==> flow/design.v <==
module L3Decoder (Y31, Y30, Y29, Y28, Y27, Y26, Y25, Y24, Y23, Y22, Y21, Y20, Y19, Y18, Y17, Y16, Y15, Y14, Y13, Y12, Y11, Y10, Y9, Y8, Y7, Y6, Y5, Y4, Y3, Y2, Y1, Y0, s, en); 
	output reg Y31, Y30, Y29, Y28, Y27, Y26, Y25, Y24, Y23, Y22, Y21, Y20, Y19, Y18, Y17, Y16, Y15, Y14, Y13, Y12, Y11, Y10, Y9, Y8, Y7, Y6, Y5, Y4, Y3, Y2, Y1, Y0; 
	input [4:0] s;
	input en; 
	always @(s or en)   begin 
		if (en == 1'b1) 
			case ( s ) 
				5'd0 : {Y31,Y30,Y29,Y28,Y27,Y26,Y25,Y24,Y23,Y22,Y21,Y20,Y19,Y18,Y17,Y16,Y15,Y14,Y13,Y12,Y11,Y10,Y9,Y8,Y7,Y6,Y5,Y4,Y3,Y2,Y1,Y0} = 32'h00000001;
				5'd1 : {Y31,Y30,Y29,Y28,Y27,Y26,Y25,Y24,Y23,Y22,Y21,Y20,Y19,Y18,Y17,Y16,Y15,Y14,Y13,Y12,Y11,Y10,Y9,Y8,Y7,Y6,Y5,Y4,Y3,Y2,Y1,Y0} = 32'h00000002;
				5'd2 : {Y31,Y30,Y29,Y28,Y27,Y26,Y25,Y24,Y23,Y22,Y21,Y20,Y19,Y18,Y17,Y16,Y15,Y14,Y13,Y12,Y11,Y10,Y9,Y8,Y7,Y6,Y5,Y4,Y3,Y2,Y1,Y0} = 32'h00000004;
				5'd3 : {Y31,Y30,Y29,Y28,Y27,Y26,Y25,Y24,Y23,Y22,Y21,Y20,Y19,Y18,Y17,Y16,Y15,Y14,Y13,Y12,Y11,Y10,Y9,Y8,Y7,Y6,Y5,Y4,Y3,Y2,Y1,Y0} = 32'h00000008; 
				5'd4 : {Y31,Y30,Y29,Y28,Y27,Y26,Y25,Y24,Y23,Y22,Y21,Y20,Y19,Y18,Y17,Y16,Y15,Y14,Y13,Y12,Y11,Y10,Y9,Y8,Y7,Y6,Y5,Y4,Y3,Y2,Y1,Y0} = 32'h00000010;
				5'd5 : {Y31,Y30,Y29,Y28,Y27,Y26,Y25,Y24,Y23,Y22,Y21,Y20,Y19,Y18,Y17,Y16,Y15,Y14,Y13,Y12,Y11,Y10,Y9,Y8,Y7,Y6,Y5,Y4,Y3,Y2,Y1,Y0} = 32'h00000020;
				5'd6 : {Y31,Y30,Y29,Y28,Y27,Y26,Y25,Y24,Y23,Y22,Y21,Y20,Y19,Y18,Y17,Y16,Y15,Y14,Y13,Y12,Y11,Y10,Y9,Y8,Y7,Y6,Y5,Y4,Y3,Y2,Y1,Y0} = 32'h00000040;
				5'd7 : {Y31,Y30,Y29,Y28,Y27,Y26,Y25,Y24,Y23,Y22,Y21,Y20,Y19,Y18,Y17,Y16,Y15,Y14,Y13,Y12,Y11,Y10,Y9,Y8,Y7,Y6,Y5,Y4,Y3,Y2,Y1,Y0} = 32'h00000080;
				5'd8 : {Y31,Y30,Y29,Y28,Y27,Y26,Y25,Y24,Y23,Y22,Y21,Y20,Y19,Y18,Y17,Y16,Y15,Y14,Y13,Y12,Y11,Y10,Y9,Y8,Y7,Y6,Y5,Y4,Y3,Y2,Y1,Y0} = 32'h00000100;
				5'd9 : {Y31,Y30,Y29,Y28,Y27,Y26,Y25,Y24,Y23,Y22,Y21,Y20,Y19,Y18,Y17,Y16,Y15,Y14,Y13,Y12,Y11,Y10,Y9,Y8,Y7,Y6,Y5,Y4,Y3,Y2,Y1,Y0} = 32'h00000200;
				5'd10: {Y31,Y30,Y29,Y28,Y27,Y26,Y25,Y24,Y23,Y22,Y21,Y20,Y19,Y18,Y17,Y16,Y15,Y14,Y13,Y12,Y11,Y10,Y9,Y8,Y7,Y6,Y5,Y4,Y3,Y2,Y1,Y0} = 32'h00000400;
				5'd11: {Y31,Y30,Y29,Y28,Y27,Y26,Y25,Y24,Y23,Y22,Y21,Y20,Y19,Y18,Y17,Y16,Y15,Y14,Y13,Y12,Y11,Y10,Y9,Y8,Y7,Y6,Y5,Y4,Y3,Y2,Y1,Y0} = 32'h00000800;
				5'd12: {Y31,Y30,Y29,Y28,Y27,Y26,Y25,Y24,Y23,Y22,Y21,Y20,Y19,Y18,Y17,Y16,Y15,Y14,Y13,Y12,Y11,Y10,Y9,Y8,Y7,Y6,Y5,Y4,Y3,Y2,Y1,Y0} = 32'h00001000;
				5'd13: {Y31,Y30,Y29,Y28,Y27,Y26,Y25,Y24,Y23,Y22,Y21,Y20,Y19,Y18,Y17,Y16,Y15,Y14,Y13,Y12,Y11,Y10,Y9,Y8,Y7,Y6,Y5,Y4,Y3,Y2,Y1,Y0} = 32'h00002000;
				5'd14: {Y31,Y30,Y29,Y28,Y27,Y26,Y25,Y24,Y23,Y22,Y21,Y20,Y19,Y18,Y17,Y16,Y15,Y14,Y13,Y12,Y11,Y10,Y9,Y8,Y7,Y6,Y5,Y4,Y3,Y2,Y1,Y0} = 32'h00004000;
				5'd15: {Y31,Y30,Y29,Y28,Y27,Y26,Y25,Y24,Y23,Y22,Y21,Y20,Y19,Y18,Y17,Y16,Y15,Y14,Y13,Y12,Y11,Y10,Y9,Y8,Y7,Y6,Y5,Y4,Y3,Y2,Y1,Y0} = 32'h00008000;
				5'd16: {Y31,Y30,Y29,Y28,Y27,Y26,Y25,Y24,Y23,Y22,Y21,Y20,Y19,Y18,Y17,Y16,Y15,Y14,Y13,Y12,Y11,Y10,Y9,Y8,Y7,Y6,Y5,Y4,Y3,Y2,Y1,Y0} = 32'h00010000;
				5'd17: {Y31,Y30,Y29,Y28,Y27,Y26,Y25,Y24,Y23,Y22,Y21,Y20,Y19,Y18,Y17,Y16,Y15,Y14,Y13,Y12,Y11,Y10,Y9,Y8,Y7,Y6,Y5,Y4,Y3,Y2,Y1,Y0} = 32'h00020000;
				5'd18: {Y31,Y30,Y29,Y28,Y27,Y26,Y25,Y24,Y23,Y22,Y21,Y20,Y19,Y18,Y17,Y16,Y15,Y14,Y13,Y12,Y11,Y10,Y9,Y8,Y7,Y6,Y5,Y4,Y3,Y2,Y1,Y0} = 32'h00040000;
				5'd19: {Y31,Y30,Y29,Y28,Y27,Y26,Y25,Y24,Y23,Y22,Y21,Y20,Y19,Y18,Y17,Y16,Y15,Y14,Y13,Y12,Y11,Y10,Y9,Y8,Y7,Y6,Y5,Y4,Y3,Y2,Y1,Y0} = 32'h00080000;
				5'd20: {Y31,Y30,Y29,Y28,Y27,Y26,Y25,Y24,Y23,Y22,Y21,Y20,Y19,Y18,Y17,Y16,Y15,Y14,Y13,Y12,Y11,Y10,Y9,Y8,Y7,Y6,Y5,Y4,Y3,Y2,Y1,Y0} = 32'h00100000;
				5'd21: {Y31,Y30,Y29,Y28,Y27,Y26,Y25,Y24,Y23,Y22,Y21,Y20,Y19,Y18,Y17,Y16,Y15,Y14,Y13,Y12,Y11,Y10,Y9,Y8,Y7,Y6,Y5,Y4,Y3,Y2,Y1,Y0} = 32'h00200000;
				5'd22: {Y31,Y30,Y29,Y28,Y27,Y26,Y25,Y24,Y23,Y22,Y21,Y20,Y19,Y18,Y17,Y16,Y15,Y14,Y13,Y12,Y11,Y10,Y9,Y8,Y7,Y6,Y5,Y4,Y3,Y2,Y1,Y0} = 32'h00400000;
				5'd23: {Y31,Y30,Y29,Y28,Y27,Y26,Y25,Y24,Y23,Y22,Y21,Y20,Y19,Y18,Y17,Y16,Y15,Y14,Y13,Y12,Y11,Y10,Y9,Y8,Y7,Y6,Y5,Y4,Y3,Y2,Y1,Y0} = 32'h00800000;
				5'd24: {Y31,Y30,Y29,Y28,Y27,Y26,Y25,Y24,Y23,Y22,Y21,Y20,Y19,Y18,Y17,Y16,Y15,Y14,Y13,Y12,Y11,Y10,Y9,Y8,Y7,Y6,Y5,Y4,Y3,Y2,Y1,Y0} = 32'h01000000;
				5'd25: {Y31,Y30,Y29,Y28,Y27,Y26,Y25,Y24,Y23,Y22,Y21,Y20,Y19,Y18,Y17,Y16,Y15,Y14,Y13,Y12,Y11,Y10,Y9,Y8,Y7,Y6,Y5,Y4,Y3,Y2,Y1,Y0} = 32'h02000000;
				5'd26: {Y31,Y30,Y29,Y28,Y27,Y26,Y25,Y24,Y23,Y22,Y21,Y20,Y19,Y18,Y17,Y16,Y15,Y14,Y13,Y12,Y11,Y10,Y9,Y8,Y7,Y6,Y5,Y4,Y3,Y2,Y1,Y0} = 32'h04000000;
				5'd27: {Y31,Y30,Y29,Y28,Y27,Y26,Y25,Y24,Y23,Y22,Y21,Y20,Y19,Y18,Y17,Y16,Y15,Y14,Y13,Y12,Y11,Y10,Y9,Y8,Y7,Y6,Y5,Y4,Y3,Y2,Y1,Y0} = 32'h08000000;
				5'd28: {Y31,Y30,Y29,Y28,Y27,Y26,Y25,Y24,Y23,Y22,Y21,Y20,Y19,Y18,Y17,Y16,Y15,Y14,Y13,Y12,Y11,Y10,Y9,Y8,Y7,Y6,Y5,Y4,Y3,Y2,Y1,Y0} = 32'h10000000;
				5'd29: {Y31,Y30,Y29,Y28,Y27,Y26,Y25,Y24,Y23,Y22,Y21,Y20,Y19,Y18,Y17,Y16,Y15,Y14,Y13,Y12,Y11,Y10,Y9,Y8,Y7,Y6,Y5,Y4,Y3,Y2,Y1,Y0} = 32'h20000000;
				5'd30: {Y31,Y30,Y29,Y28,Y27,Y26,Y25,Y24,Y23,Y22,Y21,Y20,Y19,Y18,Y17,Y16,Y15,Y14,Y13,Y12,Y11,Y10,Y9,Y8,Y7,Y6,Y5,Y4,Y3,Y2,Y1,Y0} = 32'h40000000;
				5'd31: {Y31,Y30,Y29,Y28,Y27,Y26,Y25,Y24,Y23,Y22,Y21,Y20,Y19,Y18,Y17,Y16,Y15,Y14,Y13,Y12,Y11,Y10,Y9,Y8,Y7,Y6,Y5,Y4,Y3,Y2,Y1,Y0} = 32'h80000000;
				default: {Y31,Y30,Y29,Y28,Y27,Y26,Y25,Y24,Y23,Y22,Y21,Y20,Y19,Y18,Y17,Y16,Y15,Y14,Y13,Y12,Y11,Y10,Y9,Y8,Y7,Y6,Y5,Y4,Y3,Y2,Y1,Y0} = 32'hxxxxxxxx; 
			endcase 
		else {Y31,Y30,Y29,Y28,Y27,Y26,Y25,Y24,Y23,Y22,Y21,Y20,Y19,Y18,Y17,Y16,Y15,Y14,Y13,Y12,Y11,Y10,Y9,Y8,Y7,Y6,Y5,Y4,Y3,Y2,Y1,Y0} = 32'h00000000; 
	end 
endmodule
module L3MUX(out, s, i31, i30, i29, i28, i27, i26, i25, i24, i23, i22, i21, i20, i19, i18, i17, i16, i15, i14, i13, i12, i11, i10, i9, i8, i7, i6, i5, i4, i3, i2, i1, i0);
   input [31:0] i0, i1, i2, i3, i4, i5, i6, i7, i8, i9, i10, i11, i12, i13, i14, i15, i16, i17, i18, i19, i20, i21, i22, i23, i24, i25, i26, i27, i28, i29, i30, i31;
   input [4:0] s;
   output reg [31:0] out;
	always @(s or i0 or i1 or i2 or i3 or i4 or i5 or i6 or i7 or i8 or i9 or i10 or i11 or i12 or i13 or i14 or i15 or i16 or i17 or i18 or i19 or i20 or i21 or i22 or i23 or i24 or i25 or i26 or i27 or i28 or i29 or i30 or i31)
	begin
		case (s)
			5'd0  : out = i0;
			5'd1  : out = i1;
			5'd2  : out = i2;
			5'd3  : out = i3;
			5'd4  : out = i4;
			5'd5  : out = i5;
			5'd6  : out = i6;
			5'd7  : out = i7;
			5'd8  : out = i8;
			5'd9  : out = i9;
			5'd10 : out = i10;
			5'd11 : out = i11;
			5'd12 : out = i12;
			5'd13 : out = i13;
			5'd14 : out = i14;
			5'd15 : out = i15;
			5'd16 : out = i16;
			5'd17 : out = i17;
			5'd18 : out = i18;
			5'd19 : out = i19;
			5'd20 : out = i20;
			5'd21 : out = i21;
			5'd22 : out = i22;
			5'd23 : out = i23;
			5'd24 : out = i24;
			5'd25 : out = i25;
			5'd26 : out = i26;
			5'd27 : out = i27;
			5'd28 : out = i28;
			5'd29 : out = i29;
			5'd30 : out = i30;
			5'd31 : out = i31; 
			default : out = 32'hxxxxxxx;
		endcase
	end
endmodule
module L3Register (q, data, clk, reset, enable);
	input [31:0] data ;
	input clk, reset, enable; 
	output  reg [31:0] q; 
	always @ ( posedge clk or posedge reset) 
		if (reset==1'b1) begin 
			q <= 32'h00000000; 
		end 
		else if (enable) begin 
			q <= data; 
		end
endmodule
module LAB_3 (rd1,rd2,ra1,ra2,wa,wd,Clk,WE,rst);
	input [31:0] wd;
	input [4:0] ra1,ra2,wa;
	input Clk, WE, rst;
	output [31:0] rd1,rd2;
	wire Y31, Y30, Y29, Y28, Y27, Y26, Y25, Y24, Y23, Y22, Y21, Y20, Y19, Y18, Y17, Y16, Y15, Y14, Y13, Y12, Y11, Y10, Y9, Y8, Y7, Y6, Y5, Y4, Y3, Y2, Y1, Y0; 
	wire [31:0] Q31, Q30, Q29, Q28, Q27, Q26, Q25, Q24, Q23, Q22, Q21, Q20, Q19, Q18, Q17, Q16, Q15, Q14, Q13, Q12, Q11, Q10, Q9, Q8, Q7, Q6, Q5, Q4, Q3, Q2, Q1, Q0; 
	L3Decoder dec(Y31, Y30, Y29, Y28, Y27, Y26, Y25, Y24, Y23, Y22, Y21, Y20, Y19, Y18, Y17, Y16, Y15, Y14, Y13, Y12, Y11, Y10, Y9, Y8, Y7, Y6, Y5, Y4, Y3, Y2, Y1, Y0, 
					  wa,WE);
	assign Q0 = 32'h00000000;
	L3Register r1 (Q1 , wd,Clk,rst,Y1);
	L3Register r2 (Q2 , wd,Clk,rst,Y2);
	L3Register r3 (Q3 , wd,Clk,rst,Y3);
	L3Register r4 (Q4 , wd,Clk,rst,Y4);
	L3Register r5 (Q5 , wd,Clk,rst,Y5);
	L3Register r6 (Q6 , wd,Clk,rst,Y6);
	L3Register r7 (Q7 , wd,Clk,rst,Y7);
	L3Register r8 (Q8 , wd,Clk,rst,Y8);
	L3Register r9 (Q9 , wd,Clk,rst,Y9);
	L3Register r10(Q10, wd,Clk,rst,Y10);
	L3Register r11(Q11, wd,Clk,rst,Y11);
	L3Register r12(Q12, wd,Clk,rst,Y12);
	L3Register r13(Q13, wd,Clk,rst,Y13);
	L3Register r14(Q14, wd,Clk,rst,Y14);
	L3Register r15(Q15, wd,Clk,rst,Y15);
	L3Register r16(Q16, wd,Clk,rst,Y16);
	L3Register r17(Q17, wd,Clk,rst,Y17);
	L3Register r18(Q18, wd,Clk,rst,Y18);
	L3Register r19(Q19, wd,Clk,rst,Y19);
	L3Register r20(Q20, wd,Clk,rst,Y20);
	L3Register r21(Q21, wd,Clk,rst,Y21);
	L3Register r22(Q22, wd,Clk,rst,Y22);
	L3Register r23(Q23, wd,Clk,rst,Y23);
	L3Register r24(Q24, wd,Clk,rst,Y24);
	L3Register r25(Q25, wd,Clk,rst,Y25);
	L3Register r26(Q26, wd,Clk,rst,Y26);
	L3Register r27(Q27, wd,Clk,rst,Y27);
	L3Register r28(Q28, wd,Clk,rst,Y28);
	L3Register r29(Q29, wd,Clk,rst,Y29);
	L3Register r30(Q30, wd,Clk,rst,Y30);
	L3Register r31(Q31, wd,Clk,rst,Y31);
	L3MUX mux1 (rd1, ra1, Q31, Q30, Q29, Q28, Q27, Q26, Q25, Q24, Q23, Q22, Q21, Q20, Q19, Q18, Q17, Q16, Q15, Q14, Q13, Q12, Q11, Q10, Q9, Q8, Q7, Q6, Q5, Q4, Q3, Q2, Q1, Q0);
	L3MUX mux2 (rd2, ra2, Q31, Q30, Q29, Q28, Q27, Q26, Q25, Q24, Q23, Q22, Q21, Q20, Q19, Q18, Q17, Q16, Q15, Q14, Q13, Q12, Q11, Q10, Q9, Q8, Q7, Q6, Q5, Q4, Q3, Q2, Q1, Q0);
endmodule
==> reports on LAB_3 <==
From RTL to reports: LAB_3 --
Tool output for the design above before and after an edit, in the order of the flow. Lines under "unedited" count in the file above, lines under "edited" in the edited file. "change": "edited" minus "unedited" as printed here. Library cell names are shortened. The mark - stands for no value.
Design: top LAB_3, clock port Clk, standard-cell library sky130hd, corner tt_025C_1v80

Diff --
The edit as a unified diff against the file above. The edit is scripted: it alters the design's behaviour and was not made to optimise anything.
begin of diff
@@ -90,9 +90,6 @@
 	input clk, reset, enable; 
 	output  reg [31:0] q; 
-	always @ ( posedge clk or posedge reset) 
-		if (reset==1'b1) begin 
-			q <= 32'h00000000; 
-		end 
-		else if (enable) begin 
+	always @ ( posedge clk) 
+		if (enable) begin 
 			q <= data; 
 		end
end of diff

Word-level counts --
Counts by Yosys on the flattened word-level netlist (proc, flatten, opt, wreduce; memories kept). Register bits leave out memories and registers merged into their read ports (data or address); mux counts leave out enables and synchronous resets folded into registers. Print and check cells are left out. Cells with the same type and inputs are merged into one. Yosys's memory passes give these memory sizes; they may raise the number of words (mostly to a power of two), join words into wider ones and drop unused or constant bits.
Operators by class:
- equal/unequal tests | unedited 62, edited 62, change 0
- mux-type cells | unedited 33, edited 33, change 0
- reduce/logical cells | unedited 2, edited 2, change 0
Operators with widths:
- 5-bit equality test (second input constant) | unedited 32, edited 32, change 0
- 1-bit 2-to-1 mux | unedited 31, edited 31, change 0
- 5-bit by 4-bit equality test with 1-bit output (second input constant) | unedited 16, edited 16, change 0
- 5-bit by 3-bit equality test with 1-bit output (second input constant) | unedited 8, edited 8, change 0
- 5-bit by 2-bit equality test with 1-bit output (second input constant) | unedited 4, edited 4, change 0
- 5-bit by 1-bit equality test with 1-bit output (second input constant) | unedited 2, edited 2, change 0
- 5-bit zero test | unedited 2, edited 2, change 0
- 32-bit parallel mux with 32-bit select | unedited 2, edited 2, change 0
Storage and ports:
- register bits after elaboration | unedited 992, edited 992, change 0
- memory bits (read-only) | unedited 1024, edited 1024, change 0
- memories | unedited 1, edited 1, change 0
- output and inout port bits | unedited 64, edited 64, change 0
Memory list:
- words x width with read and write ports | unedited 32 x 32 bit 1R0W, edited 32 x 32 bit 1R0W

Depth --
Yosys ltp: most cells in a row. Word level: on the elaborated netlist, between registers, memories and ports. Mapped: between sequential cells and ports; inverters and the memories' decode and read muxes count.
Logic depth:
- depth in word-level cells | unedited 2, edited 2, change 0
- ABC_AREA | unedited 0, edited 0
- mapped depth | unedited 9, edited 10, change +1
- gate-level depth less buffers | unedited 5, edited 5, change 0

Synthesis result --
Source: synth_stat.txt of the flow (Yosys; design flattened, memories mapped). It holds for the ABC_AREA given above (unset counts as 0); a run with the other value may have another netlist.
Cells by type:
- dfrtp_1 | unedited 992, edited 0, change -992
- edfxtp_1 | unedited 0, edited 992, change +992
- mux2_2 | unedited 1009, edited 22, change -987
- nand3_1 | unedited 104, edited 476, change +372
- a22oi_1 | unedited 611, edited 416, change -195
- nand4_1 | unedited 121, edited 189, change +68
- mux2i_1 | unedited 72, edited 8, change -64
- nor2_1 | unedited 92, edited 39, change -53
- clkbuf_1 | unedited 281, edited 230, change -51
- a221oi_1 | unedited 10, edited 56, change +46
- and2_1 | unedited 9, edited 53, change +44
- nand2_1 | unedited 71, edited 36, change -35
- a21oi_1 | unedited 38, edited 4, change -34
- buf_2 | unedited 73, edited 40, change -33
- nor4_1 | unedited 4, edited 28, change +24
- buf_1 | unedited 51, edited 30, change -21
- or4_1 | unedited 52, edited 34, change -18
- o22ai_1 | unedited 17, edited 0, change -17
The list need not be complete.
Mapped netlist:
- mapped cells | unedited 4177, edited 3170, change -1007
- synthesis area (µm²) | unedited 50240.7, edited 43429.2, change -6811.5
- flip-flops | unedited 992, edited 992, change 0
- buffers | unedited 428, edited 302, change -126
The figures by module come from a second, unflattened synthesis with its own total; it is not the netlist above.
Second synthesis, totals:
- cells (unflattened synthesis) | unedited 4895, edited 3748, change -1147
- area (unflattened synthesis) (µm²) | unedited 57970.6, edited 45946.6, change -12024.0
Rows give one instance, submodules left out.
By module, unedited:
- L3Register | times used 31, cells 69, area 1348.8 µm², seq. area 800.8 µm²
- L3MUX | times used 2, cells 1354, area 7960.1 µm², seq. area 0.0 µm²
- L3Decoder | times used 1, cells 47, area 234.0 µm², seq. area 0.0 µm²
- LAB_3 | times used 1, cells 1, area 3.8 µm², seq. area 0.0 µm²
By module, edited:
- L3Register | times used 31, cells 32, area 960.9 µm², seq. area 960.9 µm²
- L3MUX | times used 2, cells 1354, area 7960.1 µm², seq. area 0.0 µm²
- L3Decoder | times used 1, cells 47, area 234.0 µm², seq. area 0.0 µm²
- LAB_3 | times used 1, cells 1, area 3.8 µm², seq. area 0.0 µm²

Path before layout --
Path of least setup slack by OpenSTA after synthesis, without wires, with an ideal clock, recovery checks aside; 20% of the period is set as input and as output delay. Where synthesis merged equal registers, the netlist keeps one of their names.
Timing post-synthesis:
- path type | unedited input-to-output, edited input-to-output
- start point | unedited input ra1[3], edited input ra2[2]
- end point | unedited output rd1[26], edited output rd2[18]
- period (ns) | unedited 6.0, edited 6.0, change 0.0
- external input delay (ns) | unedited 1.200, edited 1.200, change 0.000
- output delay (ns) | unedited 1.200, edited 1.200, change 0.000
- time at the first pin (ns) | unedited 1.200, edited 1.200, change 0.000
- arrival time (ns) | unedited 2.949, edited 2.981, change +0.032
- required time (ns) | unedited 4.800, edited 4.800, change 0.000
- slack (ns) | unedited 1.851, edited 1.819, change -0.032
- delay of the path (ns) | unedited 1.749, edited 1.781, change +0.032
- stages | unedited 8, edited 8, change 0
- path buffers | unedited 3, edited 3, change 0
- period reached after synthesis (ns) | unedited 4.149, edited 4.181, change +0.032
"delay of the path" = arrival - input delay + setup time. At an output port there is no setup time. "stages": output pins that drive a net of the path, with the launching flip-flop's if there is one; two outputs of one cell count as two. "period reached after synthesis" is the clock period less the worst setup slack; recovery checks do not enter. This is arithmetic on one report: input and output delays are still those of the set period (20% each). The rows between start and end are the longest chain of elaborated cells between them; the timing report does not say that the signal goes this way. Where chains are equally long, one stands for them. Each line given opens the expression or statement behind the cell; cells for indexed reads and writes are added by Yosys, which also makes memories of some case tables.
Between the ends, post-synthesis, unedited: path through buf_2 buf_2 buf_1 mux2_2 a32oi_1 nand2_1 a2111oi_0 nand4_1, length of the longest elaborated chain 2
RTL lines, path post-synthesis, unedited:
- from (decl) | RTL line 102 | input [4:0] ra1,ra2,wa;
- 5-bit equality test | RTL line 51 | case (s)
- 32-bit parallel mux with 32-bit select | RTL line 51
- to (decl) | RTL line 104 | output [31:0] rd1,rd2;
Between the ends, post-synthesis, edited: path through buf_2 nor3b_1 clkbuf_1 and2_1 buf_2 a2111oi_0 nand3_1 or4_1, length of the longest elaborated chain 2
RTL lines, path post-synthesis, edited:
- from (decl) | RTL line 99 | input [4:0] ra1,ra2,wa;
- 5-bit equality test | RTL line 51 | case (s)
- 32-bit parallel mux with 32-bit select | RTL line 51
- to (decl) | RTL line 101 | output [31:0] rd1,rd2;

Timing after layout --
From the final timing report of the runs of set A: the path of least setup slack in the routed layout; clock arrival at registers is part of the times.
Timing post-layout:
- path type | unedited input-to-output, edited input-to-output
- start point | unedited input ra2[2], edited input ra1[3]
- end point | unedited output rd2[10], edited output rd1[25]
- period (ns) | unedited 6.0, edited 6.0, change 0.0
- external input delay (ns) | unedited 1.20, edited 1.20, change 0.00
- output delay (ns) | unedited 1.20, edited 1.20, change 0.00
- time at the first pin (ns) | unedited 1.20, edited 1.20, change 0.00
- arrival time (ns) | unedited 4.66, edited 4.55, change -0.11
- required time (ns) | unedited 4.80, edited 4.80, change 0.00
- slack (ns) | unedited 0.14, edited 0.25, change +0.11
- stages | unedited 9, edited 8, change -1
- path buffers | unedited 4, edited 3, change -1
The rows between start and end are the longest chain of elaborated cells between them; the timing report does not say that the signal goes this way. Where chains are equally long, one stands for them.
Between the ends, post-layout, unedited: path through clkdlybuf4s50_1 buf_12 nand3b_2 nor2_4 buf_4 a22oi_1 nand4_1 or4_1 clkdlybuf4s50_1, length of the longest elaborated chain 2
RTL lines, path post-layout, unedited:
- from (decl) | RTL line 102 | input [4:0] ra1,ra2,wa;
- 5-bit equality test | RTL line 51 | case (s)
- 32-bit parallel mux with 32-bit select | RTL line 51
- to (decl) | RTL line 104 | output [31:0] rd1,rd2;
Between the ends, post-layout, edited: path through clkdlybuf4s50_1 buf_4 nor2_4 and2_2 a22o_1 a221oi_1 nand4_1 clkdlybuf4s50_1, length of the longest elaborated chain 2
RTL lines, path post-layout, edited:
- from (decl) | RTL line 99 | input [4:0] ra1,ra2,wa;
- 5-bit equality test | RTL line 51 | case (s)
- 32-bit parallel mux with 32-bit select | RTL line 51
- to (decl) | RTL line 101 | output [31:0] rd1,rd2;

Measured runs --
Runs of the flow (Yosys, OpenROAD) on both versions; the two runs of a pair have the same settings. The constraints put input and output delay at 20% of the set period each and load the outputs with 0.01 pF.
Flow settings, set A: CORE_UTILIZATION 40, SETUP_SLACK_MARGIN 0.3, period_ns 6.0, CAP_MARGIN 20, CORE_MARGIN 2, SLEW_MARGIN 20
Final reports, set A:
- cell area after synthesis (µm²) | unedited 50240.7, edited 43429.2, change -6811.5
- area inside the die boundary (µm²) | unedited 128454.0, edited 111226.0, change -17228.0
- standard-cell area after routing (µm²) | unedited 59360.7, edited 51345.5, change -8015.2
- utilization of the finished layout (%) | unedited 47.5, edited 47.8, change +0.3
- setup slack of the worst path (ns) | unedited 0.142, edited 0.249, change +0.107
- summed negative setup slack (ns) | unedited 0.000, edited 0.000, change 0.000
- worst hold slack in the final report (ns) | unedited 0.520, edited 1.008, change +0.488
- overall power (W) | unedited 0.019762, edited 0.015416, change -0.004346
Flow settings, set B: ABC_AREA 0, CELL_PAD_IN_SITES_DETAIL_PLACEMENT 2, CELL_PAD_IN_SITES_GLOBAL_PLACEMENT 2, CORE_ASPECT_RATIO 1.02, CORE_MARGIN 10, CORE_UTILIZATION 23, CTS_CLUSTER_DIAMETER 342, CTS_CLUSTER_SIZE 52, GPL_TIMING_DRIVEN 1, HOLD_SLACK_MARGIN 0.11, PLACE_DENSITY 0.41, SETUP_SLACK_MARGIN 0.78, SLEW_MARGIN 35, TNS_END_PERCENT 55, period_ns 10.5, CAP_MARGIN 20
Final reports, set B:
- cell area after synthesis (µm²) | unedited 50240.7, edited 43429.2, change -6811.5
- area inside the die boundary (µm²) | unedited 237535.0, edited 206604.0, change -30931.0
- standard-cell area after routing (µm²) | unedited 56818.2, edited 49029.5, change -7788.7
- utilization of the finished layout (%) | unedited 26.1, edited 26.0, change -0.1
- setup slack of the worst path (ns) | unedited 1.742, edited 1.895, change +0.153
- summed negative setup slack (ns) | unedited 0.000, edited 0.000, change 0.000
- worst hold slack in the final report (ns) | unedited 0.550, edited 1.828, change +1.278
- overall power (W) | unedited 0.008911, edited 0.006807, change -0.002104
"overall power": no workload was simulated; the value follows from the tool's default switching activity.
